==> flow/design.v <==
module fp10 #(
    parameter HALF = 100          
)(
    input  wire clk_in,
    input  wire reset,
    output wire tick
);
    reg [22:0] counter;
    reg clk_out;
    always @(posedge clk_in or posedge reset) begin
        if (reset) begin
            counter <= 0;
            clk_out <= 0;
        end
        else if (counter == HALF - 1) begin
            counter <= 0;
            clk_out <= ~clk_out;
        end
        else begin
            counter <= counter + 1;
        end
    end
    assign tick = (counter == HALF - 1) && ~clk_out;
endmodule
module miao10(clk, reset, tick, cout, qout);
input clk, reset, tick;
output cout;
output reg [7:0] qout;
always@(posedge clk or posedge reset) begin
   if (reset)
      qout <= 0;
   else if (tick) begin
      if(qout == 4)
         qout <= 0;
      else
         qout <= qout + 1;
   end
end
assign cout = (qout == 4) ? 1 : 0;
endmodule
module miao(qout,reset,clk,tick,cin,secin1,cout);
input clk,reset,tick,cin;
input [7:0] secin1;
output reg[7:0] qout;
output cout;
always@(posedge clk or posedge reset)
begin
	if(reset) qout<=0;
	else if(tick && cin)
	begin
   if(qout==59) begin qout<=0;end
	        else qout<=qout+1;end
end
assign cout=((qout==59)&&(secin1==4))?1:0;
endmodule
module fen(qout,am,am_fall,reset,clk,tick,cin,cout,nout,secin,secin1,naozhong);
input clk,reset,tick,am,am_fall,cin,naozhong;
input [7:0] secin;
input [7:0] secin1;
output reg[7:0] qout;
output reg[7:0] nout;
output   cout;
always@(posedge clk or posedge reset)
begin
	if(reset) qout<=0;
	else if(tick&&(~naozhong)&&(~am||cin))
	begin
   if(qout==59) begin qout<=0;end
	        else qout<=qout+1;end
end
always@(posedge clk or posedge reset)
begin
	if(reset) nout<=0;
	else if(am_fall&&naozhong)
	begin
	if(nout==59) begin nout<=0;end
		     else nout<=nout+1;end
end
assign cout=((qout==59)&&(secin==59)&&(secin1==4))?1:0;
endmodule
module shi(qout,ah,ah_fall,reset,clk,tick,cin,naozhong,nout);
input clk,reset,tick,ah,ah_fall,cin,naozhong;
output reg[7:0] qout;
output reg[7:0] nout;
always@(posedge clk or posedge reset)
begin
	if(reset) qout<=0;
	else if(tick&&(~naozhong)&&(~ah||cin))
	begin
   if(qout==23) qout<=0;
	        else qout<=qout+1;end
end
always@(posedge clk or posedge reset)
begin
	if(reset) nout<=0;
	else if(ah_fall&&naozhong)
	begin
	if(nout==23) begin nout<=0;end
		     else nout<=nout+1;end
end
endmodule
module alarm(en,clk,tick,reset,cin,set,shi,daodian,min,miao);
input [7:0] shi;
input [7:0] min;
input [7:0] miao;
input reset,cin,clk,tick,en;
output reg[7:0] set;
output daodian;
always@(posedge clk or posedge reset)
begin
	if(reset) set<=0;
	else if(tick)
	begin
		if(set==23)
		set<=0;
		else if(~cin)
		set<=set+1;
	end
end
assign daodian=(en&&(min==8'b0)&&(miao < 10))?1:0;
endmodule
module naozhong(
    input wire [7:0] shi_nao,
    input wire [7:0] shi_date,
    input wire [7:0] fen_nao,
    input wire [7:0] fen_date,
    input wire switch, clk, reset, tick,
    input wire switch_rise,
    output reg audio
);
    reg en_reg;
    reg alarm_enabled;
    always @(posedge clk or posedge reset)
    begin
        if (reset)
            en_reg <= 0;
        else if (tick)
        begin
            if (switch)
            begin
                en_reg <= 1;
            end
            else
                en_reg <= 0;
        end
    end
    always @(posedge clk or posedge reset)
    begin
        if (reset)
            alarm_enabled <= 1;
        else if (switch_rise)
            alarm_enabled <= !alarm_enabled;
    end
    always @(posedge clk or posedge reset)
    begin
        if (reset)
            audio <= 0;
        else if (tick)
        begin
            if (alarm_enabled && en_reg && (shi_nao == shi_date)&&(fen_nao == fen_date))
                audio <= 1;
            else
                audio <= 0;
        end
    end
endmodule
module audio(
    input wire clk,            
    input wire reset,          
    input wire en,             
    output wire pwm_out        
);
    parameter C4 = 261;
    parameter D4 = 293;
    parameter E4 = 329;
    parameter F4 = 349;
    parameter G4 = 392;
    parameter A4 = 440;
    parameter B4 = 493;
    parameter E_DI = 82;
    parameter FS = 93;
    parameter CLK_FREQ = 50000;
    parameter LONG  = 2000;
    parameter SHORT = 1000;
    reg [31:0] counter;
    reg [31:0] pwm_duty_cycle;   
    reg [31:0] note_freq;
    reg [31:0] note_duration_counter;
    reg [3:0] note_index;   
    function [31:0] note_table;
        input [3:0] idx;
        case (idx)
            4'd0:  note_table = D4;
            4'd1:  note_table = G4;
            4'd2:  note_table = B4;
            4'd3:  note_table = G4;
            4'd4:  note_table = A4;
            4'd5:  note_table = D4;
            4'd6:  note_table = E4;
            4'd7:  note_table = B4;
            4'd8:  note_table = G4;
            4'd9:  note_table = E_DI;
            4'd10: note_table = D4;
            4'd11: note_table = B4;
            4'd12: note_table = G4;
            4'd13: note_table = E_DI;
            4'd14: note_table = B4;
            4'd15: note_table = FS;
            default: note_table = B4;
        endcase
    endfunction
    function [31:0] duration_table;
        input [3:0] idx;
        case (idx)
            4'd5, 4'd6: duration_table = SHORT;
            default:    duration_table = LONG;
        endcase
    endfunction
    always @(posedge clk or posedge reset) begin
        if (reset) begin
            counter <= 0;
            pwm_duty_cycle <= 0;
        end else if (en) begin
            if (counter >= CLK_FREQ / note_freq) begin
                counter <= 0;
                pwm_duty_cycle <= ~pwm_duty_cycle;
            end else begin
                counter <= counter + 1;
            end
        end
    end
    always @(posedge clk or posedge reset) begin
        if (reset) begin
            note_index <= 0;
            note_freq <= note_table(4'd0);
            note_duration_counter <= 0;
        end else if (en) begin
            if (note_duration_counter >= duration_table(note_index)) begin
                note_duration_counter <= 0;
                note_index <= (note_index + 1) % 8;   
                note_freq <= note_table(note_index);
            end else begin
                note_duration_counter <= note_duration_counter + 1;
            end
        end
    end
    assign pwm_out = pwm_duty_cycle;
endmodule
module bcd(
	input	[7:0]	bin_in,
	output	[9:0]	bcd_out
    );
reg [3:0] ones;
reg [3:0] tens;
reg [1:0] hundreds;
integer i;
always @(*) begin
	ones 		= 4'd0;
	tens 		= 4'd0;
	hundreds 	= 2'd0;
	for(i = 7; i >= 0; i = i - 1) begin
		if (ones >= 4'd5) 		ones = ones + 4'd3;
		if (tens >= 4'd5) 		tens = tens + 4'd3;
		if (hundreds >= 4'd5)	hundreds = hundreds + 4'd3;
		hundreds = {hundreds[0],tens[3]};
		tens	 = {tens[2:0],ones[3]};
		ones	 = {ones[2:0],bin_in[i]};
	end
end	
assign bcd_out = {hundreds, tens, ones};
endmodule
module display(qin,sig);
input[3:0] qin;
output reg [0:6]sig;
always@(qin)
begin case(qin)
4'd0:sig=7'b0000001;
4'd1:sig=7'b1001111;
4'd2:sig=7'b0010010;
4'd3:sig=7'b0000110;
4'd4:sig=7'b1001100;
4'd5:sig=7'b0100100;
4'd6:sig=7'b0100000;
4'd7:sig=7'b0001111;
4'd8:sig=7'b0000000;
4'd9:sig=7'b0000100;
default:sig=7'b0000001;
endcase
end 
endmodule 
module mux2to1 (
   input wire [7:0] a,    
	input wire [7:0] b, 	 
   input wire sel,  
   output wire [7:0] y   
);
    assign y = (sel) ? a : b;
endmodule
module shuzizhong(
    input wire clk1,         
    input wire reset,        
    input wire ah1,          
    input wire am1,          
    input wire alarm1,       
    input wire en,           
    input wire naozhong,     
    output wire [0:6] shi,       
    output wire [0:6] ge,        
    output wire [0:6] min_shi,   
    output wire [0:6] min_ge,    
    output wire [0:6] sec_shi,   
    output wire [0:6] sec_ge,    
    output wire daodian,     
    output wire audio        
);
    wire tick;               
    wire [7:0] bb, miao1, fen1, shi1, nao_fen, nao_shi, set1;
    wire cout10, cout_miao, cout_fen, ring;
    wire [7:0] y_shi, y_fen, y_miao;
    wire [9:0] out, fen, miao;
    fp10 a(.clk_in(clk1), .reset(reset), .tick(tick));
    reg ah_s, ah, am_s, am, alarm_s, alarm;
    always @(posedge clk1 or posedge reset) begin
        if (reset) begin
            ah_s <= 1; ah <= 1;
            am_s <= 1; am <= 1;
            alarm_s <= 0; alarm <= 0;
        end else if (tick) begin
            ah_s <= ah1; ah <= ah_s;
            am_s <= am1; am <= am_s;
            alarm_s <= alarm1; alarm <= alarm_s;
        end
    end
    wire ah_fall = tick && ah && ~ah_s;
    wire am_fall = tick && am && ~am_s;
    wire alarm_rise = tick && ~alarm && alarm_s;
    miao10 inst16(.clk(clk1), .reset(reset), .tick(tick), .cout(cout10), .qout(bb));
    miao inst20(.qout(miao1), .reset(reset), .clk(clk1), .tick(tick), .cin(cout10),
                .secin1(bb), .cout(cout_miao));
    fen inst24(.qout(fen1), .am(am), .am_fall(am_fall), .reset(reset), .clk(clk1), .tick(tick),
               .cin(cout_miao), .cout(cout_fen), .nout(nao_fen), .secin(miao1), .secin1(bb),
               .naozhong(naozhong));
    shi inst19(.qout(shi1), .ah(ah), .ah_fall(ah_fall), .reset(reset), .clk(clk1), .tick(tick),
               .cin(cout_fen), .naozhong(naozhong), .nout(nao_shi));
    alarm inst3(.en(en), .clk(clk1), .tick(tick), .reset(reset), .cin(alarm), .set(set1),
                .shi(shi1), .daodian(daodian), .min(fen1), .miao(miao1));
    naozhong inst6(.shi_nao(nao_shi), .shi_date(shi1), .fen_nao(nao_fen), .fen_date(fen1),
                   .switch(alarm), .clk(clk1), .reset(reset), .tick(tick),
                   .switch_rise(alarm_rise), .audio(ring));
    audio inst5(.clk(clk1), .reset(reset), .en(ring), .pwm_out(audio));
    mux2to1 nn(.a(nao_shi), .b(shi1), .sel(naozhong), .y(y_shi));
    mux2to1 mm(.a(nao_fen), .b(fen1), .sel(naozhong), .y(y_fen));
    mux2to1 jj(.a(8'd0), .b(miao1), .sel(naozhong), .y(y_miao));
    bcd inst4(.bin_in(y_shi), .bcd_out(out));
    bcd inst(.bin_in(y_fen), .bcd_out(fen));
    bcd inst9(.bin_in(y_miao), .bcd_out(miao));
    display inst1(.qin(out[7:4]), .sig(shi));
    display inst2(.qin(out[3:0]), .sig(ge));
    display inst10(.qin(fen[7:4]), .sig(min_shi));
    display inst11(.qin(fen[3:0]), .sig(min_ge));
    display inst12(.qin(miao[7:4]), .sig(sec_shi));
    display inst13(.qin(miao[3:0]), .sig(sec_ge));
endmodule
# From RTL to reports: shuzizhong
# Module shuzizhong before and after one edit of its RTL, step after step.
# Lines under "orig" count in the file above, lines under "edited" in the edited file.
# "change": "edited" minus "orig" as printed here. "change_rel_pct": 100 x difference / "orig".
# Library cell names are shortened.
# Not given: -
[inputs] design="shuzizhong" clk_port="clk1" cell_library="sky130hd" lib_corner="tt_025C_1v80"

# Edit of the RTL
# Unified diff, file above to edited file.
# This change comes from a script, not from a designer. The edited design behaves differently; no optimisation was intended.
# begin of diff
@@ -311,7 +311,11 @@
     output wire [0:6] sec_shi,   
     output wire [0:6] sec_ge,    
-    output wire daodian,     
+    output wire daodian_o,     
     output wire audio        
 );
+    wire daodian;
+    reg daodian_d1;
+    always @(posedge clk1) daodian_d1 <= daodian;
+    assign daodian_o = daodian_d1;
     wire tick;               
     wire [7:0] bb, miao1, fen1, shi1, nao_fen, nao_shi, set1;
# end of diff

# After elaboration
# Counts by Yosys on the flattened word-level netlist (proc, flatten, opt, wreduce; memories kept). Register bits leave out memories and registers merged into their read ports (data or address); mux counts leave out enables and synchronous resets folded into registers. Print and check cells are left out.
# Yosys's memory passes give these memory sizes; they may raise the number of words (mostly to a power of two), join words into wider ones and drop unused or constant bits.
[op_classes] item="n_addsub" orig=49 edited=49 change=0 change_rel_pct=0.00
[op_classes] item="multipliers" orig=0 edited=0 change=0
[op_classes] item="n_div" orig=1 edited=1 change=0 change_rel_pct=0.00
[op_classes] item="cmp" orig=42 edited=42 change=0 change_rel_pct=0.00
[op_classes] item="equal" orig=11 edited=11 change=0 change_rel_pct=0.00
[op_classes] item="shifts" orig=0 edited=0 change=0
[op_classes] item="muxes" orig=59 edited=59 change=0 change_rel_pct=0.00
[op_classes] item="bitwise" orig=8 edited=8 change=0 change_rel_pct=0.00
[op_classes] item="n_reduce_logical" orig=28 edited=28 change=0 change_rel_pct=0.00
# Operator kinds equal on both sides are left out: 35.
[word_totals] item="reg_bits" orig=212 edited=213 change=1 change_rel_pct=0.47
[word_totals] item="latchBits" orig=0 edited=0 change=0
[word_totals] item="mem_bits_rw" orig=0 edited=0 change=0
[word_totals] item="mem_bits_ro" orig=816 edited=816 change=0 change_rel_pct=0.00
[word_totals] item="clocked_rd_ports_x_width" orig=9 edited=9 change=0 change_rel_pct=0.00
[word_totals] item="memories" orig=7 edited=7 change=0 change_rel_pct=0.00
[word_totals] item="out_inout_bits" orig=44 edited=44 change=0 change_rel_pct=0.00
[word_totals] item="elab_cells" orig=227 edited=228 change=1 change_rel_pct=0.44
[mem_list] item="mem_shapes" orig="16x9 r1 w0; 16x7 r1 w0; 16x7 r1 w0; 16x7 r1 w0; 16x7 r1 w0; 16x7 r1 w0; [+1]" edited="16x9 r1 w0; 16x7 r1 w0; 16x7 r1 w0; 16x7 r1 w0; 16x7 r1 w0; 16x7 r1 w0; [+1]"
# A list marked [+n] leaves out that many cells.

# Depth
# Longest topological path by Yosys (ltp), each cell counted once; first at word level (registers and memories cut), then after technology mapping (sequential cells cut; the memories' decode and read muxes count).
[logic_depth] item="word_depth" orig=15 edited=15 change=0 change_rel_pct=0.00
[logic_depth] item="abc_area" orig="0" edited="0"
[logic_depth] item="ltp_mapped" orig=93 edited=90 change=-3 change_rel_pct=-3.23

# Netlist
# Source: synth_stat.txt of the flow (Yosys; design flattened, memories mapped). It holds for the ABC_AREA given above (unset counts as 0); a run with the other value may have another netlist.
[types] cell_type="nor2_1" orig=194 edited=211 change=17 change_rel_pct=8.76
[types] cell_type="o21ai_0" orig=119 edited=102 change=-17 change_rel_pct=-14.29
[types] cell_type="xor2_1" orig=48 edited=56 change=8 change_rel_pct=16.67
[types] cell_type="a21o_1" orig=33 edited=25 change=-8 change_rel_pct=-24.24
[types] cell_type="a31oi_1" orig=30 edited=22 change=-8 change_rel_pct=-26.67
[types] cell_type="mux2_2" orig=18 edited=26 change=8 change_rel_pct=44.44
[types] cell_type="inv_1" orig=86 edited=93 change=7 change_rel_pct=8.14
[types] cell_type="a21oi_1" orig=119 edited=125 change=6 change_rel_pct=5.04
[types] cell_type="clkbuf_1" orig=44 edited=38 change=-6 change_rel_pct=-13.64
[types] cell_type="a41oi_1" orig=9 edited=3 change=-6 change_rel_pct=-66.67
[types] cell_type="o22ai_1" orig=9 edited=15 change=6 change_rel_pct=66.67
[types] cell_type="nand4_1" orig=45 edited=40 change=-5 change_rel_pct=-11.11
[types] cell_type="nor3_1" orig=36 edited=41 change=5 change_rel_pct=13.89
[types] cell_type="and2_1" orig=19 edited=14 change=-5 change_rel_pct=-26.32
[types] cell_type="o21bai_1" orig=2 edited=7 change=5 change_rel_pct=250.00
[types] cell_type="nand2_1" orig=190 edited=186 change=-4 change_rel_pct=-2.11
[types] cell_type="xnor2_1" orig=103 edited=99 change=-4 change_rel_pct=-3.88
[types] cell_type="a21boi_0" orig=8 edited=12 change=4 change_rel_pct=50.00
# Cell types equal on both sides are left out: 17.
# The list need not be complete.
[synth_totals] item="cell_count" orig=1847 edited=1855 change=8 change_rel_pct=0.43
[synth_totals] item="mapped_area_um2" orig=14930.6 edited=15039.4 change=108.8 change_rel_pct=0.73
[synth_totals] item="sequential_area_um2" orig=3913.8 edited=3933.8 change=20.0 change_rel_pct=0.51
[synth_totals] item="flip_flops" orig=156 edited=157 change=1 change_rel_pct=0.64
[synth_totals] item="buffers" orig=53 edited=45 change=-8 change_rel_pct=-15.09
# The figures by module come from a second, unflattened synthesis with its own total; it is not the netlist above.
[unflattened] item="hier_cells" orig=2049 edited=2050 change=1 change_rel_pct=0.05
[unflattened] item="area_unflattened_um2" orig=16998.8 edited=17018.8 change=20.0 change_rel_pct=0.12
# Each row is one instance without its submodules.
[by_module_orig] mod="audio" n_inst=1 cells=991 area_um2=7775.0 mod_seq_area_um2=1880.6
[by_module_orig] mod="bcd" n_inst=3 cells=143 area_um2=988.4 mod_seq_area_um2=0.0
[by_module_orig] mod="fp10" n_inst=1 cells=103 area_um2=1109.8 mod_seq_area_um2=600.6
[by_module_orig] mod="display" n_inst=6 cells=24 area_um2=183.9 mod_seq_area_um2=0.0
[by_module_orig] mod="fen" n_inst=1 cells=94 area_um2=904.6 mod_seq_area_um2=400.4
[by_module_orig] mod="shi" n_inst=1 cells=79 area_um2=793.3 mod_seq_area_um2=400.4
[by_module_orig] mod="alarm" n_inst=1 cells=47 area_um2=506.7 mod_seq_area_um2=200.2
[by_module_orig] mod="miao" n_inst=1 cells=46 area_um2=431.7 mod_seq_area_um2=200.2
[by_module_orig] mod="miao10" n_inst=1 cells=41 area_um2=426.7 mod_seq_area_um2=200.2
[by_module_orig] mod="mux2to1" n_inst=3 cells=9 area_um2=131.4 mod_seq_area_um2=0.0
[by_module_orig] mod="naozhong" n_inst=1 cells=30 area_um2=294.0 mod_seq_area_um2=76.3
[by_module_orig] mod="shuzizhong" n_inst=1 cells=18 area_um2=294.0 mod_seq_area_um2=155.1
[by_module_edited] mod="audio" n_inst=1 cells=991 area_um2=7775.0 mod_seq_area_um2=1880.6
[by_module_edited] mod="bcd" n_inst=3 cells=143 area_um2=988.4 mod_seq_area_um2=0.0
[by_module_edited] mod="fp10" n_inst=1 cells=103 area_um2=1109.8 mod_seq_area_um2=600.6
[by_module_edited] mod="display" n_inst=6 cells=24 area_um2=183.9 mod_seq_area_um2=0.0
[by_module_edited] mod="fen" n_inst=1 cells=94 area_um2=904.6 mod_seq_area_um2=400.4
[by_module_edited] mod="shi" n_inst=1 cells=79 area_um2=793.3 mod_seq_area_um2=400.4
[by_module_edited] mod="alarm" n_inst=1 cells=47 area_um2=506.7 mod_seq_area_um2=200.2
[by_module_edited] mod="miao" n_inst=1 cells=46 area_um2=431.7 mod_seq_area_um2=200.2
[by_module_edited] mod="miao10" n_inst=1 cells=41 area_um2=426.7 mod_seq_area_um2=200.2
[by_module_edited] mod="mux2to1" n_inst=3 cells=9 area_um2=131.4 mod_seq_area_um2=0.0
[by_module_edited] mod="shuzizhong" n_inst=1 cells=19 area_um2=314.1 mod_seq_area_um2=175.2
[by_module_edited] mod="naozhong" n_inst=1 cells=30 area_um2=294.0 mod_seq_area_um2=76.3

# Path before layout
# OpenSTA on the mapped netlist: ideal clock, no wires. The path of least setup slack (recovery checks aside). Input and output delay are each 20% of the period. Register names are those of the netlist, which keeps one name where synthesis merged equal registers.
[synth_timing] item="kind" orig="in2out" edited="reg2reg"
[synth_timing] item="start" orig="input port naozhong" edited="register inst5.note_freq[3]"
[synth_timing] item="end" orig="output port sec_ge[4]" edited="register inst5.counter[15]"
[synth_timing] item="period_ns" orig=25.0 edited=25.0 change=0.0 change_rel_pct=0.00
[synth_timing] item="in_delay_ns" orig=5.000
[synth_timing] item="output_delay_ns" orig=5.000
[synth_timing] item="setup_ns" edited=0.073
[synth_timing] item="t_arrival_ns" orig=11.287 edited=16.329 change=5.042 change_rel_pct=44.67
[synth_timing] item="setup_slack_ns" orig=8.713 edited=8.598 change=-0.115
[synth_timing] item="delay_ns" orig=6.287 edited=16.402 change=10.115 change_rel_pct=160.89
[synth_timing] item="path_stages" orig=28 edited=83 change=55 change_rel_pct=196.43
[synth_timing] item="n_path_buf" orig=4 edited=7 change=3 change_rel_pct=75.00
[synth_timing] item="synth_period_reached_ns" orig=16.287 edited=16.402 change=0.115 change_rel_pct=0.71
# "delay_ns" = arrival - input delay + setup time.
# A path that ends at an output port has no setup time.
# "path_stages": output pins that drive a net of the path, with the launching flip-flop's if there is one; two outputs of one cell count as two.
# "synth_period_reached_ns" = period - worst setup slack (recovery checks aside). The figure is calculated, with input and output delays left at 20% of the set period.
# The rows between start and end are the longest chain of elaborated cells between them; the timing report does not say that the signal goes this way. Where chains are equally long, one stands for them.
# Each line given opens the expression or statement behind the cell; cells for indexed reads and writes are added by Yosys, which also makes memories of some case tables.
# A memory read counts as a cell of the chain, while the word-level depth stops at memories.
# At most two assigning lines are given for a register; there are more.
[synth_between_orig] path_cell_list="clkbuf_1 -> clkbuf_1 -> buf_1 -> clkbuf_1 -> nand2b_1 -> inv_1 -> ha_1 -> o21ai_0 -> xnor2_1 -> nand2b_1 -> ha_1 -> nor2b_1 -> o21a_1 -> xnor2_1 -> ha_1 -> nand2b_1 -> a21boi_0 -> xnor2_1 -> ha_1 -> nand2b_1 -> a21boi_0 -> xnor2_1 -> ha_1 -> nand2b_1 -> a21boi_0 -> mux2i_1 -> nand2_1 -> o22ai_1" elab_chain_cells=16 cells_between=23 lines_between=3 classes_between="7 x add/sub; 7 x compare; 8 x mux; 1 x memory"
[synth_lines_orig] item="from (decl)" line=306 rtl="input wire naozhong,"
[synth_lines_orig] item="8-bit 2-to-1 mux" line=297 rtl="assign y = (sel) ? a : b;"
[synth_lines_orig] item="1-bit by 2-bit adder with 3-bit output" line=262 rtl="if (ones >= 4'd5) ones = ones + 4'd3;"
[synth_lines_orig] item="3-bit 2-to-1 mux" line=262
[synth_lines_orig] item="4-bit by 3-bit >= comparator with 1-bit output" line=262
[synth_lines_orig] item="4-bit 2-to-1 mux" line=262
[synth_lines_orig] item="4-bit by 3-bit >= comparator with 1-bit output" line=262
[synth_lines_orig] item="4-bit 2-to-1 mux" line=262
[synth_lines_orig] item="[... 2 more ...]"
[synth_lines_orig] item="4-bit by 3-bit >= comparator with 1-bit output" line=262
[synth_lines_orig] item="4-bit 2-to-1 mux" line=262
[synth_lines_orig] item="4-bit by 3-bit >= comparator with 1-bit output" line=262
[synth_lines_orig] item="4-bit 2-to-1 mux" line=262
[synth_lines_orig] item="4-bit by 3-bit >= comparator with 1-bit output" line=262
[synth_lines_orig] item="4-bit 2-to-1 mux" line=262
[synth_lines_orig] item="memory read 16 x 7 bit" line=276 rtl="begin case(qin)"
[synth_lines_orig] item="to (decl)" line=312 rtl="output wire [0:6] sec_ge,"
[synth_between_edited] path_cell_list="dfrtp_1 -> o41ai_4 -> buf_2 -> and2_1 -> ha_1 -> a21oi_1 -> o21ai_0 -> o21bai_1 -> nand2_1 -> mux2_2 -> ha_1 -> a21o_1 -> a31o_2 -> a21oi_1 -> a21o_1 -> a2bb2oi_2 -> nand2_2 -> inv_2 -> [... 47 more ...] -> nand2_1 -> nor2_1 -> or2_2 -> o22ai_1 -> a22oi_1 -> nand4b_1 -> ha_1 -> nand2b_1 -> a21o_1 -> a21o_1 -> a21oi_1 -> nor2b_1 -> o2111ai_1 -> nand2_1 -> and2_1 -> clkbuf_1 -> clkbuf_1 -> nor2_1" elab_chain_cells=3 cells_between=3 lines_between=1 classes_between="1 x div; 1 x compare; 1 x mux"
[synth_lines_edited] item="from (decl)" line=187 rtl="reg [31:0] note_freq;"
[synth_lines_edited] item="16-bit by 32-bit divider with 32-bit output" line=224 rtl="if (counter >= CLK_FREQ / note_freq) begin"
[synth_lines_edited] item="32-bit >= comparator" line=224
[synth_lines_edited] item="32-bit 2-to-1 mux" line=224
[synth_lines_edited] item="to (assign)" line=225 rtl="counter <= 0;"
[synth_lines_edited] item="to (assign)" line=228 rtl="counter <= counter + 1;"
[synth_lines_edited] item="to (decl)" line=185 rtl="reg [31:0] counter;"

# Timing after layout
# Path of least setup slack in the final report of each run of pair A (OpenROAD, finished layout, wires in). Where an end is a register, its clock arrival counts in the times.
[layout_timing] item="kind" orig="reg2reg" edited="reg2reg"
[layout_timing] item="start" orig="register inst5.note_freq[3]" edited="register inst5.note_freq[3]"
[layout_timing] item="end" orig="register inst5.pwm_duty_cycle[0]" edited="register inst5.pwm_duty_cycle[0]"
[layout_timing] item="period_ns" orig=25.0 edited=25.0 change=0.0 change_rel_pct=0.00
[layout_timing] item="setup_ns" orig=0.16 edited=0.16 change=0.00
[layout_timing] item="t_arrival_ns" orig=19.12 edited=20.03 change=0.91 change_rel_pct=4.76
[layout_timing] item="setup_slack_ns" orig=6.15 edited=5.22 change=-0.93
[layout_timing] item="path_stages" orig=79 edited=78 change=-1 change_rel_pct=-1.27
[layout_timing] item="n_path_buf" orig=0 edited=0 change=0
# The rows between start and end are the longest chain of elaborated cells between them; the timing report does not say that the signal goes this way. Where chains are equally long, one stands for them.
[layout_between_orig] path_cell_list="dfrtp_1 -> inv_1 -> ha_1 -> or3b_1 -> ha_1 -> nand3b_1 -> o22a_1 -> nand3_1 -> o21ai_0 -> inv_1 -> ha_1 -> o21ai_0 -> a21oi_1 -> o22ai_2 -> a21o_1 -> nand2_1 -> inv_1 -> nor2_1 -> [... 43 more ...] -> mux2_1 -> ha_1 -> and4_1 -> a21oi_1 -> nand2_1 -> o311a_1 -> mux2i_1 -> nand4_1 -> ha_1 -> nand2b_1 -> a21o_1 -> a21o_1 -> a21oi_1 -> nor2b_1 -> o2111ai_1 -> nand2_1 -> and2_1 -> xor2_1" elab_chain_cells=3 cells_between=3 lines_between=1 classes_between="1 x div; 1 x compare; 1 x reduce/logical"
[layout_lines_orig] item="from (decl)" line=187 rtl="reg [31:0] note_freq;"
[layout_lines_orig] item="16-bit by 32-bit divider with 32-bit output" line=224 rtl="if (counter >= CLK_FREQ / note_freq) begin"
[layout_lines_orig] item="32-bit >= comparator" line=224
[layout_lines_orig] item="2-bit AND reduction"
[layout_lines_orig] item="to (assign)" line=222 rtl="pwm_duty_cycle <= 0;"
[layout_lines_orig] item="to (assign)" line=226 rtl="pwm_duty_cycle <= ~pwm_duty_cycle;"
[layout_lines_orig] item="to (decl)" line=186 rtl="reg [31:0] pwm_duty_cycle;"
[layout_between_edited] path_cell_list="dfrtp_1 -> o41ai_4 -> inv_2 -> nor2_1 -> ha_1 -> and4_1 -> o21a_1 -> o21bai_1 -> nand2_1 -> mux2_2 -> ha_1 -> a21o_1 -> a31o_2 -> a21oi_1 -> a21o_1 -> a2bb2oi_2 -> nand2_2 -> inv_2 -> [... 42 more ...] -> nor2b_1 -> o21ai_0 -> nand2_1 -> nor2_1 -> or2_2 -> o22ai_1 -> a22oi_1 -> nand4b_1 -> ha_1 -> nand2b_1 -> a21o_1 -> a21o_1 -> a21oi_1 -> nor2b_1 -> o2111ai_1 -> nand2_1 -> and2_1 -> xor2_1" elab_chain_cells=3 cells_between=3 lines_between=1 classes_between="1 x div; 1 x compare; 1 x reduce/logical"
[layout_lines_edited] item="from (decl)" line=187 rtl="reg [31:0] note_freq;"
[layout_lines_edited] item="16-bit by 32-bit divider with 32-bit output" line=224 rtl="if (counter >= CLK_FREQ / note_freq) begin"
[layout_lines_edited] item="32-bit >= comparator" line=224
[layout_lines_edited] item="2-bit AND reduction"
[layout_lines_edited] item="to (assign)" line=222 rtl="pwm_duty_cycle <= 0;"
[layout_lines_edited] item="to (assign)" line=226 rtl="pwm_duty_cycle <= ~pwm_duty_cycle;"
[layout_lines_edited] item="to (decl)" line=186 rtl="reg [31:0] pwm_duty_cycle;"

# Flow runs
# Both versions went through the flow (Yosys, OpenROAD) with the same settings in each pair. Constraints: input delay and output delay 20% of the set period each, output load 0.01 pF.
[settings_pair_A] CORE_UTILIZATION=40 period_ns=25.0 CAP_MARGIN=20 CORE_MARGIN=2 SLEW_MARGIN=20
[measured_pair_A] item="yosys.chip_area_um2" orig=14930.6 edited=15039.4 change=108.8 change_rel_pct=0.73
[measured_pair_A] item="design.die.area_um2" orig=38887.8 edited=39166.4 change=278.6 change_rel_pct=0.72
[measured_pair_A] item="util_pct" orig=44.7 edited=44.6 change=-0.1
[measured_pair_A] item="ws_setup_ns" orig=6.151 edited=5.225 change=-0.926
[measured_pair_A] item="setupTns_ns" orig=0.000 edited=0.000 change=0.000
[settings_pair_B] CAP_MARGIN=30 CELL_PAD_IN_SITES_DETAIL_PLACEMENT=2 CORE_MARGIN=3 CORE_UTILIZATION=18 HOLD_SLACK_MARGIN=0.03 MAX_ROUTING_LAYER="met5" PLACE_DENSITY_LB_ADDON=0.1 period_ns=33.0 SLEW_MARGIN=20
[measured_pair_B] item="yosys.chip_area_um2" orig=14930.6 edited=15039.4 change=108.8 change_rel_pct=0.73
[measured_pair_B] item="design.die.area_um2" orig=86438.9 edited=87057.5 change=618.6 change_rel_pct=0.72
[measured_pair_B] item="util_pct" orig=21.2 edited=21.1 change=-0.1
[measured_pair_B] item="ws_setup_ns" orig=12.901 edited=12.672 change=-0.229
[measured_pair_B] item="setupTns_ns" orig=0.000 edited=0.000 change=0.000
